==> flow/design.v <==
module register_async #(
  parameter integer WIDTH                 = 8
) (
  input  wire                             clk,
  input  wire                             reset,
  input  wire                             enable,
  input  wire        [ WIDTH -1 : 0 ]     in,
  output wire        [ WIDTH -1 : 0 ]     out
);
  reg [ WIDTH -1 : 0 ] out_reg;
  always @(posedge clk or posedge reset)
  begin
    if (reset)
      out_reg <= 'b0;
    else if (enable)
      out_reg <= in;
  end
  assign out = out_reg;
endmodule
module signed_adder #(
  parameter integer IN1_WIDTH             = 8,
  parameter integer IN2_WIDTH             = 8,
  parameter integer OUT_WIDTH             = 8
) (
  input  wire signed [ IN1_WIDTH  -1 : 0 ] a,
  input  wire signed [ IN2_WIDTH  -1 : 0 ] b,
  output wire signed [ OUT_WIDTH  -1 : 0 ] out
);
assign out = a + b;
endmodule
module accumulator #(
  parameter integer IN_WIDTH              = 8,
  parameter integer OUT_WIDTH             = 8
) (
  input  wire                             clk,
  input  wire                             reset,
  input  wire                             clear,
  input  wire signed [ IN_WIDTH  -1 : 0 ] in,
  output wire signed [ OUT_WIDTH -1 : 0 ] out
);
wire signed [OUT_WIDTH-1:0] next_out = clear ? in : in + out;
register_async #(
  .WIDTH        ( OUT_WIDTH   )
) acc_reg_inst (
  .clk          ( clk         ),
  .reset        ( reset       ),
  .enable       ( 1'b1        ),
  .in           ( next_out    ),
  .out          ( out         )
);
endmodule
module signed_spatial_mult #(
  parameter integer PRECISION                     = 8,                                    
  parameter integer L_PRECISION                   = 2,                                     
  parameter integer TOP_MODULE                    = 1,                                     
  parameter integer A_SIGN_EXTEND                 = 0,                                     
  parameter integer B_SIGN_EXTEND                 = 0,                                     
  parameter integer IN_WIDTH                      = (PRECISION/L_PRECISION) * PRECISION,   
  parameter integer A_WIDTH                       = IN_WIDTH,                              
  parameter integer B_WIDTH                       = IN_WIDTH,                              
  parameter integer OUT_WIDTH                     = PRECISION * 2 + A_SIGN_EXTEND + B_SIGN_EXTEND,                         
  parameter integer NUM_LEVELS                    = $clog2(PRECISION/L_PRECISION),         
  parameter integer MODE_WIDTH                    = 2 * NUM_LEVELS,                        
  parameter integer HALF_PRECISION                = PRECISION / 2                          
) (
  input                                           clk,
  input                                           reset,
  input  wire        [ 2              -1 : 0 ]    prev_level_mode,
  input  wire        [ MODE_WIDTH     -1 : 0 ]    mode,
  input  wire        [ A_WIDTH        -1 : 0 ]    a,
  input  wire        [ B_WIDTH        -1 : 0 ]    b,
  output wire        [ OUT_WIDTH      -1 : 0 ]    out
);
genvar ii, jj, kk;
generate
    wire [2-1:0] higher_level_mode;
    if (TOP_MODULE == 1)
      assign higher_level_mode = 2'b0;
    else
      assign higher_level_mode = prev_level_mode;
    localparam integer A_SIGNED_WIDTH = A_WIDTH + A_SIGN_EXTEND;
    localparam integer B_SIGNED_WIDTH = B_WIDTH + B_SIGN_EXTEND;
    wire signed [ A_SIGNED_WIDTH -1 : 0 ] a_signed;
    wire signed [ B_SIGNED_WIDTH -1 : 0 ] b_signed;
    wire signed [ OUT_WIDTH      -1 : 0 ] out_signed;
    wire a_mode, b_mode;
    assign {a_mode, b_mode} = prev_level_mode;
    assign a_signed = {a_mode && a[IN_WIDTH-1], a};
    assign b_signed = {b_mode && b[IN_WIDTH-1], b};
  if (PRECISION == L_PRECISION)
  begin: FULL_PRECISION  
    assign out_signed = a_signed * b_signed;
    assign out = out_signed;
  end
  else
  begin: LP_MULT_INST
    wire [1:0] curr_level_mode = mode[MODE_WIDTH-1:MODE_WIDTH-2];
    localparam integer LP_MULT_IN_W = IN_WIDTH / 4;
    wire [ LP_MULT_IN_W - 1 : 0 ] a_0;
    wire [ LP_MULT_IN_W - 1 : 0 ] a_1;
    wire [ LP_MULT_IN_W - 1 : 0 ] a_2;
    wire [ LP_MULT_IN_W - 1 : 0 ] a_3;
    wire [ LP_MULT_IN_W - 1 : 0 ] b_0;
    wire [ LP_MULT_IN_W - 1 : 0 ] b_1;
    wire [ LP_MULT_IN_W - 1 : 0 ] b_2;
    wire [ LP_MULT_IN_W - 1 : 0 ] b_3;
    localparam integer II_MAX = PRECISION/(L_PRECISION*2);
    localparam integer JJ_MAX = PRECISION/(L_PRECISION*2); 
    if (TOP_MODULE == 1)
    begin: B_TRANSPOSE
      for (ii=0; ii<II_MAX; ii=ii+1)
      begin: LOOP_II
        for (jj=0; jj<JJ_MAX; jj=jj+1)
        begin: LOOP_JJ
          for (kk=0; kk<L_PRECISION; kk=kk+1)
          begin: LOOP_KK
            assign b_0[kk+L_PRECISION*(jj+ii*JJ_MAX)] = b[kk+L_PRECISION*((ii + 0     )+(jj + 0     )*JJ_MAX*2)];
            assign b_1[kk+L_PRECISION*(jj+ii*JJ_MAX)] = b[kk+L_PRECISION*((ii + 0     )+(jj + II_MAX)*JJ_MAX*2)];
            assign b_2[kk+L_PRECISION*(jj+ii*JJ_MAX)] = b[kk+L_PRECISION*((ii + JJ_MAX)+(jj + 0     )*JJ_MAX*2)];
            assign b_3[kk+L_PRECISION*(jj+ii*JJ_MAX)] = b[kk+L_PRECISION*((ii + JJ_MAX)+(jj + II_MAX)*JJ_MAX*2)];
          end
        end
      end
    end else
    begin
      for (ii=0; ii<II_MAX; ii=ii+1)
      begin: LOOP_II
        for (jj=0; jj<JJ_MAX; jj=jj+1)
        begin: LOOP_JJ
          for (kk=0; kk<L_PRECISION; kk=kk+1)
          begin: LOOP_KK
            assign b_0[kk+L_PRECISION*(jj+ii*JJ_MAX)] = b[kk+L_PRECISION*((jj + 0     )+(ii + 0     )*JJ_MAX*2)];
            assign b_1[kk+L_PRECISION*(jj+ii*JJ_MAX)] = b[kk+L_PRECISION*((jj + JJ_MAX)+(ii + 0     )*JJ_MAX*2)];
            assign b_2[kk+L_PRECISION*(jj+ii*JJ_MAX)] = b[kk+L_PRECISION*((jj + 0     )+(ii + II_MAX)*JJ_MAX*2)];
            assign b_3[kk+L_PRECISION*(jj+ii*JJ_MAX)] = b[kk+L_PRECISION*((jj + JJ_MAX)+(ii + II_MAX)*JJ_MAX*2)];
          end
        end
      end
    end
    for (ii=0; ii<II_MAX; ii=ii+1)
    begin: LOOP_II
      for (jj=0; jj<JJ_MAX; jj=jj+1)
      begin: LOOP_JJ
        for (kk=0; kk<L_PRECISION; kk=kk+1)
        begin: LOOP_KK
          assign a_0[kk+L_PRECISION*(jj+ii*JJ_MAX)] = a[kk+L_PRECISION*((jj + 0     )+(ii + 0     )*JJ_MAX*2)];
          assign a_1[kk+L_PRECISION*(jj+ii*JJ_MAX)] = a[kk+L_PRECISION*((jj + JJ_MAX)+(ii + 0     )*JJ_MAX*2)];
          assign a_2[kk+L_PRECISION*(jj+ii*JJ_MAX)] = a[kk+L_PRECISION*((jj + 0     )+(ii + II_MAX)*JJ_MAX*2)];
          assign a_3[kk+L_PRECISION*(jj+ii*JJ_MAX)] = a[kk+L_PRECISION*((jj + JJ_MAX)+(ii + II_MAX)*JJ_MAX*2)];
        end
      end
    end
    wire signed [ PRECISION + 1             + 1             -1 : 0 ] pp_0;
    wire signed [ PRECISION + A_SIGN_EXTEND + 1             -1 : 0 ] pp_1;
    wire signed [ PRECISION + 1             + B_SIGN_EXTEND -1 : 0 ] pp_2;
    wire signed [ PRECISION + A_SIGN_EXTEND + B_SIGN_EXTEND -1 : 0 ] pp_3;
    wire [MODE_WIDTH-3:0] lower_level_mode;
    if (PRECISION == L_PRECISION*2)
    begin: LAST_LEVEL
      assign lower_level_mode = 'b0;
    end
    else
    begin: NEXT_LEVEL
      assign lower_level_mode = mode[MODE_WIDTH-3:0];
    end
    wire [2-1:0] m0_sign_mode;
    wire [2-1:0] m1_sign_mode;
    wire [2-1:0] m2_sign_mode;
    wire [2-1:0] m3_sign_mode;
    assign m0_sign_mode = curr_level_mode;
    assign m1_sign_mode = {higher_level_mode[1], curr_level_mode[0]};
    assign m2_sign_mode = {curr_level_mode[1], higher_level_mode[0]};
    assign m3_sign_mode = higher_level_mode;
    signed_spatial_mult #(HALF_PRECISION, L_PRECISION, 0, 1            , 1            ) m0 (clk, reset, m0_sign_mode, lower_level_mode, a_0, b_0, pp_0);
    signed_spatial_mult #(HALF_PRECISION, L_PRECISION, 0, A_SIGN_EXTEND, 1            ) m1 (clk, reset, m1_sign_mode, lower_level_mode, a_1, b_1, pp_1);
    signed_spatial_mult #(HALF_PRECISION, L_PRECISION, 0, 1            , B_SIGN_EXTEND) m2 (clk, reset, m2_sign_mode, lower_level_mode, a_2, b_2, pp_2);
    signed_spatial_mult #(HALF_PRECISION, L_PRECISION, 0, A_SIGN_EXTEND, B_SIGN_EXTEND) m3 (clk, reset, m3_sign_mode, lower_level_mode, a_3, b_3, pp_3);
    wire signed [OUT_WIDTH-1:0] spp_0;
    wire signed [OUT_WIDTH-1:0] spp_1;
    wire signed [OUT_WIDTH-1:0] spp_2;
    wire signed [OUT_WIDTH-1:0] spp_3;
    reg [1:0] s_0;
    reg [1:0] s_1;
    reg [1:0] s_2;
    reg [1:0] s_3;
    always @(*) begin
      case (curr_level_mode)
        0: begin
          s_0 = 2'd0;
          s_1 = 2'd1;
          s_2 = 2'd1;
          s_3 = 2'd2;
        end
        1: begin
          s_0 = 2'd0;
          s_1 = 2'd1;
          s_2 = 2'd0;
          s_3 = 2'd1;
        end
        2: begin
          s_0 = 2'd0;
          s_1 = 2'd0;
          s_2 = 2'd1;
          s_3 = 2'd1;
        end
        3: begin
          s_0 = 2'd0;
          s_1 = 2'd0;
          s_2 = 2'd0;
          s_3 = 2'd0;
        end
      endcase
    end
    assign spp_0 = pp_0 <<< (s_0 * HALF_PRECISION);
    assign spp_1 = pp_1 <<< (s_1 * HALF_PRECISION);
    assign spp_2 = pp_2 <<< (s_2 * HALF_PRECISION);
    assign spp_3 = pp_3 <<< (s_3 * HALF_PRECISION);
    assign out = spp_0 + spp_1 + spp_2 + spp_3;
  end  
  endgenerate
endmodule
module systolic_array #(
  parameter integer ARRAY_N               = 4,
  parameter integer ARRAY_M               = 2,
  parameter integer PMAX                  = 8,
  parameter integer PMIN                  = 2,
  parameter integer ACT_WIDTH             = ARRAY_N * PMAX * (PMAX/PMIN),
  parameter integer WGT_WIDTH             = ARRAY_M * ARRAY_N * PMAX * (PMAX/PMIN),
  parameter integer ACCUMULATOR_WIDTH     = 4 * PMAX,
  parameter integer OUT_WIDTH             = ARRAY_M * ACCUMULATOR_WIDTH,
  parameter integer MODE_WIDTH            = $clog2(PMAX/PMIN) * 2
) (
  input  wire                               clk,
  input  wire                               reset,
  input  wire                               out_valid,
  input  wire                               acc_clear,
  input  wire        [ ACT_WIDTH  -1 : 0 ]  activation_in,
  input  wire        [ WGT_WIDTH  -1 : 0 ]  weight_in,
  input  wire        [ MODE_WIDTH -1 : 0 ]  mode,
  output wire        [ OUT_WIDTH  -1 : 0 ]  activation_out,
  output wire                               activation_valid
);
  localparam integer MULT_IN_WIDTH = PMAX * PMAX / PMIN;
  localparam integer MULT_OUT_WIDTH = 2 * PMAX;
  localparam integer ADDER_OUT_WIDTH = 2 * PMAX + $clog2(ARRAY_N);
  localparam integer SYSTOLIC_OUT_WIDTH = ADDER_OUT_WIDTH * ARRAY_M;
  wire        [ OUT_WIDTH          -1 : 0 ]  accumulator_out;
  wire        [ SYSTOLIC_OUT_WIDTH -1 : 0 ]  systolic_out;
  wire        [ ARRAY_M            -1 : 0 ]  systolic_out_valid;
  wire        [ ARRAY_M            -1 : 0 ]  _systolic_out_valid;
  wire        [ ARRAY_M            -1 : 0 ]  systolic_acc_clear;
  wire        [ ARRAY_M            -1 : 0 ]  _systolic_acc_clear;
  genvar n, m;
  generate
  for (m=0; m<ARRAY_M; m=m+1)
  begin: LOOP_INPUT_FORWARD
    for (n=0; n<ARRAY_N; n=n+1)
    begin: LOOP_OUTPUT_FORWARD
      wire        [ MULT_IN_WIDTH   -1 : 0 ] a;          
      wire        [ MULT_IN_WIDTH   -1 : 0 ] b;          
      wire signed [ MULT_OUT_WIDTH  -1 : 0 ] mult_out;   
      wire signed [ ADDER_OUT_WIDTH -1 : 0 ] mac_out;    
      wire        [ ADDER_OUT_WIDTH -1 : 0 ] adder_out;  
      if (m == 0)
      begin
        assign a = activation_in[n*MULT_IN_WIDTH+:MULT_IN_WIDTH];
      end
      else
      begin
        wire  [ MULT_IN_WIDTH -1 : 0 ] fwd_a;
        assign fwd_a = LOOP_INPUT_FORWARD[m-1].LOOP_OUTPUT_FORWARD[n].a;
        register_async #(MULT_IN_WIDTH) fwd_a_reg (clk, reset, 1'b1, fwd_a, a);
      end
      assign b = weight_in[(n + m*ARRAY_N)*MULT_IN_WIDTH+:MULT_IN_WIDTH];
      signed_spatial_mult #(
       .PRECISION           ( PMAX              ),   
       .L_PRECISION         ( PMIN              ),   
       .TOP_MODULE          ( 1                 )    
      ) mult_inst (
        .clk                ( clk               ),   
        .reset              ( reset             ),   
        .prev_level_mode    ( 2'b0              ),   
        .mode               ( mode              ),   
        .a                  ( a                 ),   
        .b                  ( b                 ),   
        .out                ( mult_out          )    
      );
      if (n > 0)
      begin: ADD_MULT_OUT
        wire signed [ ADDER_OUT_WIDTH -1 : 0 ] prev_mac_out;
        assign prev_mac_out = LOOP_INPUT_FORWARD[m].LOOP_OUTPUT_FORWARD[n-1].adder_out;
        signed_adder #(
          .IN1_WIDTH        ( MULT_OUT_WIDTH    ),
          .IN2_WIDTH        ( ADDER_OUT_WIDTH   ),
          .OUT_WIDTH        ( ADDER_OUT_WIDTH   )
        ) adder_inst (
          .a                ( mult_out          ),
          .b                ( prev_mac_out      ),
          .out              ( mac_out           )
        );
      end
      else
      begin
        assign mac_out = mult_out;
      end
      wire enable;
      assign enable = 1'b1;
      register_async #(
        .WIDTH              ( ADDER_OUT_WIDTH   )
      ) reg_inst (
        .clk                ( clk               ),   
        .reset              ( reset             ),   
        .enable             ( enable            ),   
        .in                 ( mac_out           ),   
        .out                ( adder_out         )    
      );
      if (n == ARRAY_N - 1)
      begin
        assign systolic_out[m*ADDER_OUT_WIDTH+:ADDER_OUT_WIDTH] = adder_out;
      end
    end
  end
  endgenerate
  register_async #(1) out_valid_delay1 (clk, reset, 1'b1, out_valid, _systolic_out_valid[0]);
  register_async #(1) out_valid_delay2 (clk, reset, 1'b1, _systolic_out_valid[0], systolic_out_valid[0]);
  register_async #(1) acc_clear_delay1 (clk, reset, 1'b1, acc_clear, _systolic_acc_clear[0]);
  assign systolic_acc_clear[0] = _systolic_acc_clear[0];
  genvar i;
  generate
  for (i=1; i<ARRAY_M; i=i+1)
  begin: CLEAR_AND_VALID
    register_async #(1) out_valid_delay2 (clk, reset, 1'b1, systolic_out_valid[i-1], systolic_out_valid[i]);
    register_async #(1) acc_clear_delay1 (clk, reset, 1'b1, systolic_acc_clear[i-1], systolic_acc_clear[i]);
  end
  endgenerate
  assign activation_out = accumulator_out;
  assign activation_valid = |systolic_out_valid;  
  generate
  for (i=0; i<ARRAY_M; i=i+1)
  begin: ACCUMULATOR
    wire acc_clr;
    wire [ADDER_OUT_WIDTH-1:0] acc_in;
    wire [ACCUMULATOR_WIDTH-1:0] acc_out;
    wire acc_out_valid;
    assign acc_clr = systolic_acc_clear[i];
    assign acc_in = systolic_out[i * ADDER_OUT_WIDTH +: ADDER_OUT_WIDTH];
    assign accumulator_out[ACCUMULATOR_WIDTH*i+:ACCUMULATOR_WIDTH] = acc_out;
    assign acc_out_valid = systolic_out_valid[i];
    accumulator #(
      .IN_WIDTH           ( ADDER_OUT_WIDTH     ),
      .OUT_WIDTH          ( ACCUMULATOR_WIDTH   )
    ) acc_inst (
      .clk                ( clk                 ),
      .reset              ( reset               ),
      .clear              ( acc_clr             ),
      .in                 ( acc_in              ),
      .out                ( acc_out             )
    );
  end
  endgenerate
endmodule
## Reports on systolic_array

The steps from the RTL of systolic_array to its reports follow in flow order.
Line numbers count from 1 in the design file above.
Library cell names are shortened.
Not given: n/a

| design | value |
|---|---|
| top module | systolic_array |
| clock input | clk |
| standard-cell library | sky130hd |
| library corner | tt_025C_1v80 |

## Word-level counts

Source: Yosys, flattened and elaborated, memories not mapped. Widths are those after wreduce; folded enables and synchronous resets count as part of the registers. Registers that Yosys merges into a memory's read port (data or address) are not register bits. Print and check cells do not count. Equal cells are merged and count once.

| bit counts | value |
|---|---|
| input bits | 392 |
| register bits | 335 |
| cells after elaboration | 658 |
| output and inout bits | 65 |

| cells by class | value |
|---|---|
| mux-type cells | 10 |
| reduce/logical cells | 207 |
| $mul | 128 |
| add/subtract/negate cells | 128 |
| eq/ne operators | 6 |
| shift operators | 160 |

Operator list:

| operator | count |
|---|---|
| 3-bit by 3-bit multiplier with 6-bit output | 72 |
| 9-bit adder | 48 |
| 16-bit adder | 24 |
| 6-bit by 3-bit <<< shifter with 10-bit output | 32 |
| 5-bit by 3-bit <<< shifter with 9-bit output | 32 |
| 6-bit by 3-bit <<< shifter with 9-bit output | 32 |
| 9-bit by 4-bit <<< shifter with 16-bit output | 16 |
| 10-bit adder | 24 |
| 2-bit by 3-bit multiplier with 5-bit output | 24 |
| 3-bit by 2-bit multiplier with 5-bit output | 24 |
| 1-bit logical AND | 192 |
| 8-bit adder | 24 |
| 10-bit by 4-bit <<< shifter with 16-bit output | 8 |
| 5-bit by 3-bit <<< shifter with 8-bit output | 16 |
| 8-bit by 4-bit <<< shifter with 16-bit output | 8 |
| 18-bit by 32-bit adder with 32-bit output | 2 |
| 2-bit by 2-bit multiplier with 4-bit output | 8 |
| 4-bit by 3-bit <<< shifter with 8-bit output | 8 |
| 6-bit by 3-bit <<< shifter with 8-bit output | 8 |
| 32-bit two-way mux | 2 |
| 16-bit by 17-bit adder with 18-bit output | 2 |
| 16-bit by 18-bit adder with 18-bit output | 2 |
| 16-bit by 16-bit adder with 17-bit output | 2 |
| 2-bit OR reduction | 11 |
| 2-bit parallel mux with 2-bit select | 4 |
| 2-bit parallel mux with 3-bit select | 2 |
| 2-bit equality test (second input constant) | 4 |
| 4-bit OR reduction | 2 |

Not listed: further kinds 3, cells in them 6.

## Logic depth

Depth = most cells in a row (Yosys ltp): at word level without a register or memory, in the mapped netlist without a sequential cell, where the memories' decode and read muxes count.

| logic depth | value |
|---|---|
| depth in word-level cells | 12 |
| ABC_AREA | 0 |
| mapped depth | 44 |
| depth with buffers taken out | 42 |

## Netlist

Source: synth_stat.txt of the flow (Yosys; design flattened, memories mapped). It holds for the ABC_AREA given above (unset counts as 0); a run with the other value may have another netlist.

Cells by type:

| cell | count | total area (um^2) |
|---|---|---|
| fa_1 | 1,155 | 2.31E+04 |
| ha_1 | 1,047 | 1.31E+04 |
| dfrtp_1 | 335 | 8,383.04 |
| inv_1 | 1,892 | 7.1E+03 |
| xnor2_1 | 629 | 5.51E+03 |
| nand2_1 | 1,062 | 3.99E+03 |
| a21oi_1 | 686 | 3.43E+03 |
| nor2_1 | 587 | 2.2E+03 |
| xor2_1 | 207 | 1.81E+03 |
| o21ai_0 | 275 | 1,376.32 |
| and2_1 | 205 | 1,282.48 |
| a21o_1 | 146 | 1.1E+03 |
| or2_2 | 163 | 1.02E+03 |
| o21bai_1 | 126 | 945.907 |
| mux2i_1 | 93 | 930.893 |
| nand3_1 | 181 | 905.869 |
| nand2b_1 | 130 | 813.28 |
| clkbuf_1 | 190 | 713.184 |

Not listed: further types 50, cells in them 634.

| synthesis totals | value |
|---|---|
| buffers | 237 |
| cells in the netlist | 9,743 |
| mapped area | 0.0822339 mm^2 |
| flip-flop cells | 335 |

The figures by module come from a second, unflattened synthesis with its own total; it is not the netlist above.

| unflattened totals | value |
|---|---|
| cells (unflattened synthesis) | 10,762 |
| area (unflattened synthesis) | 0.0974309 mm^2 |

Each row is one instance without its submodules.

By module:

| module | instances | area (mm^2) | cells | sequential area (mm^2) |
|---|---|---|---|---|
| signed_spatial_mult | 72 | 0.0002602 | 30 | 0 |
| signed_spatial_mult | 8 | 0.0018418 | 226 | 0 |
| signed_spatial_mult | 8 | 0.0011448 | 141 | 0 |
| signed_spatial_mult | 8 | 0.0010523 | 129 | 0 |
| signed_spatial_mult | 8 | 0.0010523 | 129 | 0 |
| register_async #(WIDTH=32) | 6 | 0.0013488 | 69 | 0.0008008 |
| signed_spatial_mult | 8 | 0.0008984 | 107 | 0 |
| register_async #(WIDTH=18) | 8 | 0.0007257 | 39 | 0.0004504 |
| signed_adder | 6 | 0.0009184 | 129 | 0 |
| accumulator | 2 | 0.0020795 | 298 | 0 |
| signed_spatial_mult | 24 | 0.0001326 | 12 | 0 |
| signed_spatial_mult | 24 | 0.0001326 | 12 | 0 |
| signed_spatial_mult | 8 | 0.0000763 | 7 | 0 |
| register_async #(WIDTH=1) | 5 | 0.0000438 | 3 | 0.000025 |
| systolic_array | 1 | 0.0000138 | 3 | 0 |

## Timing after synthesis

Source: OpenSTA report_checks on the synthesized netlist (no wires, ideal clock, input and output delay 20% of the period each), path of least setup slack; recovery checks are left aside. Register names are those of the netlist, which keeps one name where synthesis merged equal registers.

| timing after synthesis | value |
|---|---|
| kind | input-to-reg |
| from | input mode[1] |
| to | register LOOP_INPUT_FORWARD[1].LOOP_OUTPUT_FORWARD[3].reg_inst.out_reg[17] |
| period | 11.0 ns |
| path slack | -0.806 ns |
| stages | 42 |
| delay of the path | 9.606 ns |
| launch time at the first pin | 2.200 ns |
| data arrival time | 11.672 ns |
| input delay | 2.200 ns |
| synthesis period reached | 11.806 ns |

"delay of the path" = arrival - input delay + setup time.
"stages": output pins that drive a net of the path, with the launching flip-flop's if there is one; two outputs of one cell count as two.
"synthesis period reached" = period - worst setup slack (recovery checks aside). The figure is calculated, with input and output delays left at 20% of the set period.
The rows between start and end are the longest chain of elaborated cells between them; the timing report does not say that the signal goes this way. Where chains are equally long, one stands for them.
A line is the first line of the expression or statement that the cell stems from. Yosys adds cells for indexed reads and writes and turns some case tables into memories.

| between the ends, after synthesis | value |
|---|---|
| cells stage by stage | clkbuf_1 > buf_1 > clkbuf_1 > clkbuf_1 > nand3_1 > inv_1 > fa_1 > ha_1 > ha_1 > fa_1 > xnor2_1 > xnor2_1 > nand2_1 > o21a_1 > fa_1 > inv_1 > fa_1 > inv_1 > [6 not listed] > xnor2_1 > inv_1 > nor2_1 > a21oi_1 > fa_1 > fa_1 > inv_1 > ha_1 > nand2_1 > o21ai_0 > or4_1 > and4_1 > or3_1 > ha_1 > and3_1 > o21ai_0 > a31o_2 > xnor3_1 |
| length of the longest elaborated chain | 12 |
| elaborated cells between the ends (all ways) | 66 |
| source lines of those cells | 9 |
| those cells by class | add/sub (16); mul (8); eq/ne (3); shift (20); mux (4); reduce/logical (15) |

RTL lines, path after synthesis:

| element | line | text |
|---|---|---|
| start, declared | 239 | `input  wire        [ MODE_WIDTH -1 : 0 ]  mode,` |
| 2-bit equality test | 187 | `case (curr_level_mode)` |
| 4-bit OR reduction | n/a |  |
| 2-bit two-way mux | 187 |  |
| 6-bit by 3-bit <<< shifter with 10-bit output | 214 | `assign spp_0 = pp_0 <<< (s_0 * HALF_PRECISION);` |
| 10-bit adder x3 | 218 | `assign out = spp_0 + spp_1 + spp_2 + spp_3;` |
| 10-bit by 4-bit <<< shifter with 16-bit output | 214 |  |
| 16-bit adder x3 | 218 |  |
| 16-bit by 18-bit adder with 18-bit output | 29 | `assign out = a + b;` |
| end, assigned | 14 | `out_reg <= 'b0;` |
| end, assigned | 16 | `out_reg <= in;` |
| end, declared | 10 | `reg [ WIDTH -1 : 0 ] out_reg;` |

## Timing after layout

From the final timing report of job 1: the path of least setup slack in the routed layout; clock arrival at registers is part of the times.

| timing after layout | value |
|---|---|
| kind | input-to-reg |
| from | input mode[0] |
| to | register LOOP_INPUT_FORWARD[1].LOOP_OUTPUT_FORWARD[3].reg_inst.out_reg[16] |
| data arrival time | 10.94 ns |
| input delay | 1.98 ns |
| period | 9.91 ns |
| path slack | -0.49 ns |
| stages | 39 |
| launch time at the first pin | 1.98 ns |

The rows between start and end are the longest chain of elaborated cells between them; the timing report does not say that the signal goes this way. Where chains are equally long, one stands for them.

| between the ends, after layout | value |
|---|---|
| cells stage by stage | buf_12 > buf_4 > buf_12 > nand2_1 > or2_2 > fa_1 > fa_1 > inv_1 > ha_1 > inv_1 > fa_1 > xor2_2 > xnor2_2 > buf_4 > fa_1 > xor2_1 > xnor2_1 > xnor2_1 > [3 not listed] > a211oi_1 > fa_1 > inv_1 > fa_1 > inv_1 > ha_4 > a21oi_2 > o21ai_4 > or4_4 > and4_1 > or3_4 > ha_4 > buf_6 > a21oi_4 > inv_2 > a31oi_2 > o21bai_1 > xor2_1 |
| length of the longest elaborated chain | 12 |
| elaborated cells between the ends (all ways) | 66 |
| source lines of those cells | 9 |
| those cells by class | add/sub (16); mul (8); eq/ne (3); shift (20); mux (4); reduce/logical (15) |

RTL lines, path after layout:

| element | line | text |
|---|---|---|
| start, declared | 239 | `input  wire        [ MODE_WIDTH -1 : 0 ]  mode,` |
| 2-bit equality test | 187 | `case (curr_level_mode)` |
| 4-bit OR reduction | n/a |  |
| 2-bit two-way mux | 187 |  |
| 6-bit by 3-bit <<< shifter with 10-bit output | 214 | `assign spp_0 = pp_0 <<< (s_0 * HALF_PRECISION);` |
| 10-bit adder x3 | 218 | `assign out = spp_0 + spp_1 + spp_2 + spp_3;` |
| 10-bit by 4-bit <<< shifter with 16-bit output | 214 |  |
| 16-bit adder x3 | 218 |  |
| 16-bit by 18-bit adder with 18-bit output | 29 | `assign out = a + b;` |
| end, assigned | 14 | `out_reg <= 'b0;` |
| end, assigned | 16 | `out_reg <= in;` |
| end, declared | 10 | `reg [ WIDTH -1 : 0 ] out_reg;` |

==> results <==
Design systolic_array on sky130hd. What follows are 3 stored runs of the flow, each under its own settings; their order means nothing. The constraints put input and output delay at 20% of the set period each and load the outputs with 0.01 pF.
"reached clock period" = clock period - worst setup slack. The figure is calculated, with input and output delays left at 20% of the set period.
"critical setup path time": the worst setup path's part of the clock period (all of it between registers, 20% less for each end at a port) less its slack. A launch clock that arrives late makes it longer, a capture clock that arrives late makes it shorter.
Among the settings, n/a means not set for that run.

| name | job 1 | job 2 | job 3 |
|---|---|---|---|
| CELL_PAD_IN_SITES_GLOBAL_PLACEMENT | 1 | n/a | 2 |
| CORE_ASPECT_RATIO | 1.18 | 0.61 | 0.82 |
| CORE_MARGIN | 2 | 6 | 2 |
| CORE_UTILIZATION | 63 | 18 | 32 |
| CTS_CLUSTER_SIZE | 79 | 50 | 24 |
| GPL_ROUTABILITY_DRIVEN | 0 | n/a | 1 |
| HOLD_SLACK_MARGIN | 0.03 | n/a | n/a |
| MAX_ROUTING_LAYER | met4 | met5 | n/a |
| MIN_ROUTING_LAYER | met1 | met1 | met1 |
| PLACE_DENSITY_LB_ADDON | 0.1 | 0.19 | n/a |
| SETUP_SLACK_MARGIN | 2.53 | 3.08 | 1.33 |
| SLEW_MARGIN | 25 | 15 | 20 |
| TNS_END_PERCENT | 35 | 30 | n/a |
| period_ns | 9.91 | 18.7 | 15.1 |
| CAP_MARGIN | 20 | 20 | 20 |
| ABC_AREA | n/a | 0 | n/a |
| CTS_CLUSTER_DIAMETER | n/a | 349 | 268 |
| CELL_PAD_IN_SITES_DETAIL_PLACEMENT | n/a | n/a | 0 |
| GPL_TIMING_DRIVEN | n/a | n/a | 0 |
| PLACE_DENSITY | n/a | n/a | 0.4 |
| worst setup slack after layout (ns) | -0.494 | 4.837 | 1.655 |
| die area (mm^2) | 0.133446 | 0.473721 | 0.261072 |
| standard-cell area of the final layout (mm^2) | 0.111861 | 0.0945319 | 0.0949223 |
| chip area in the Yosys report (mm^2) | 0.0822339 | 0.0822339 | 0.0822339 |
| post-layout utilization (%) | 86.0 | 20.8 | 37.1 |
| critical setup path time (ns) | 8.42 | 10.12 | 10.42 |
| worst path kind | input-to-reg | input-to-reg | input-to-reg |
| reached clock period (ns) | 10.404 | 13.863 | 13.445 |
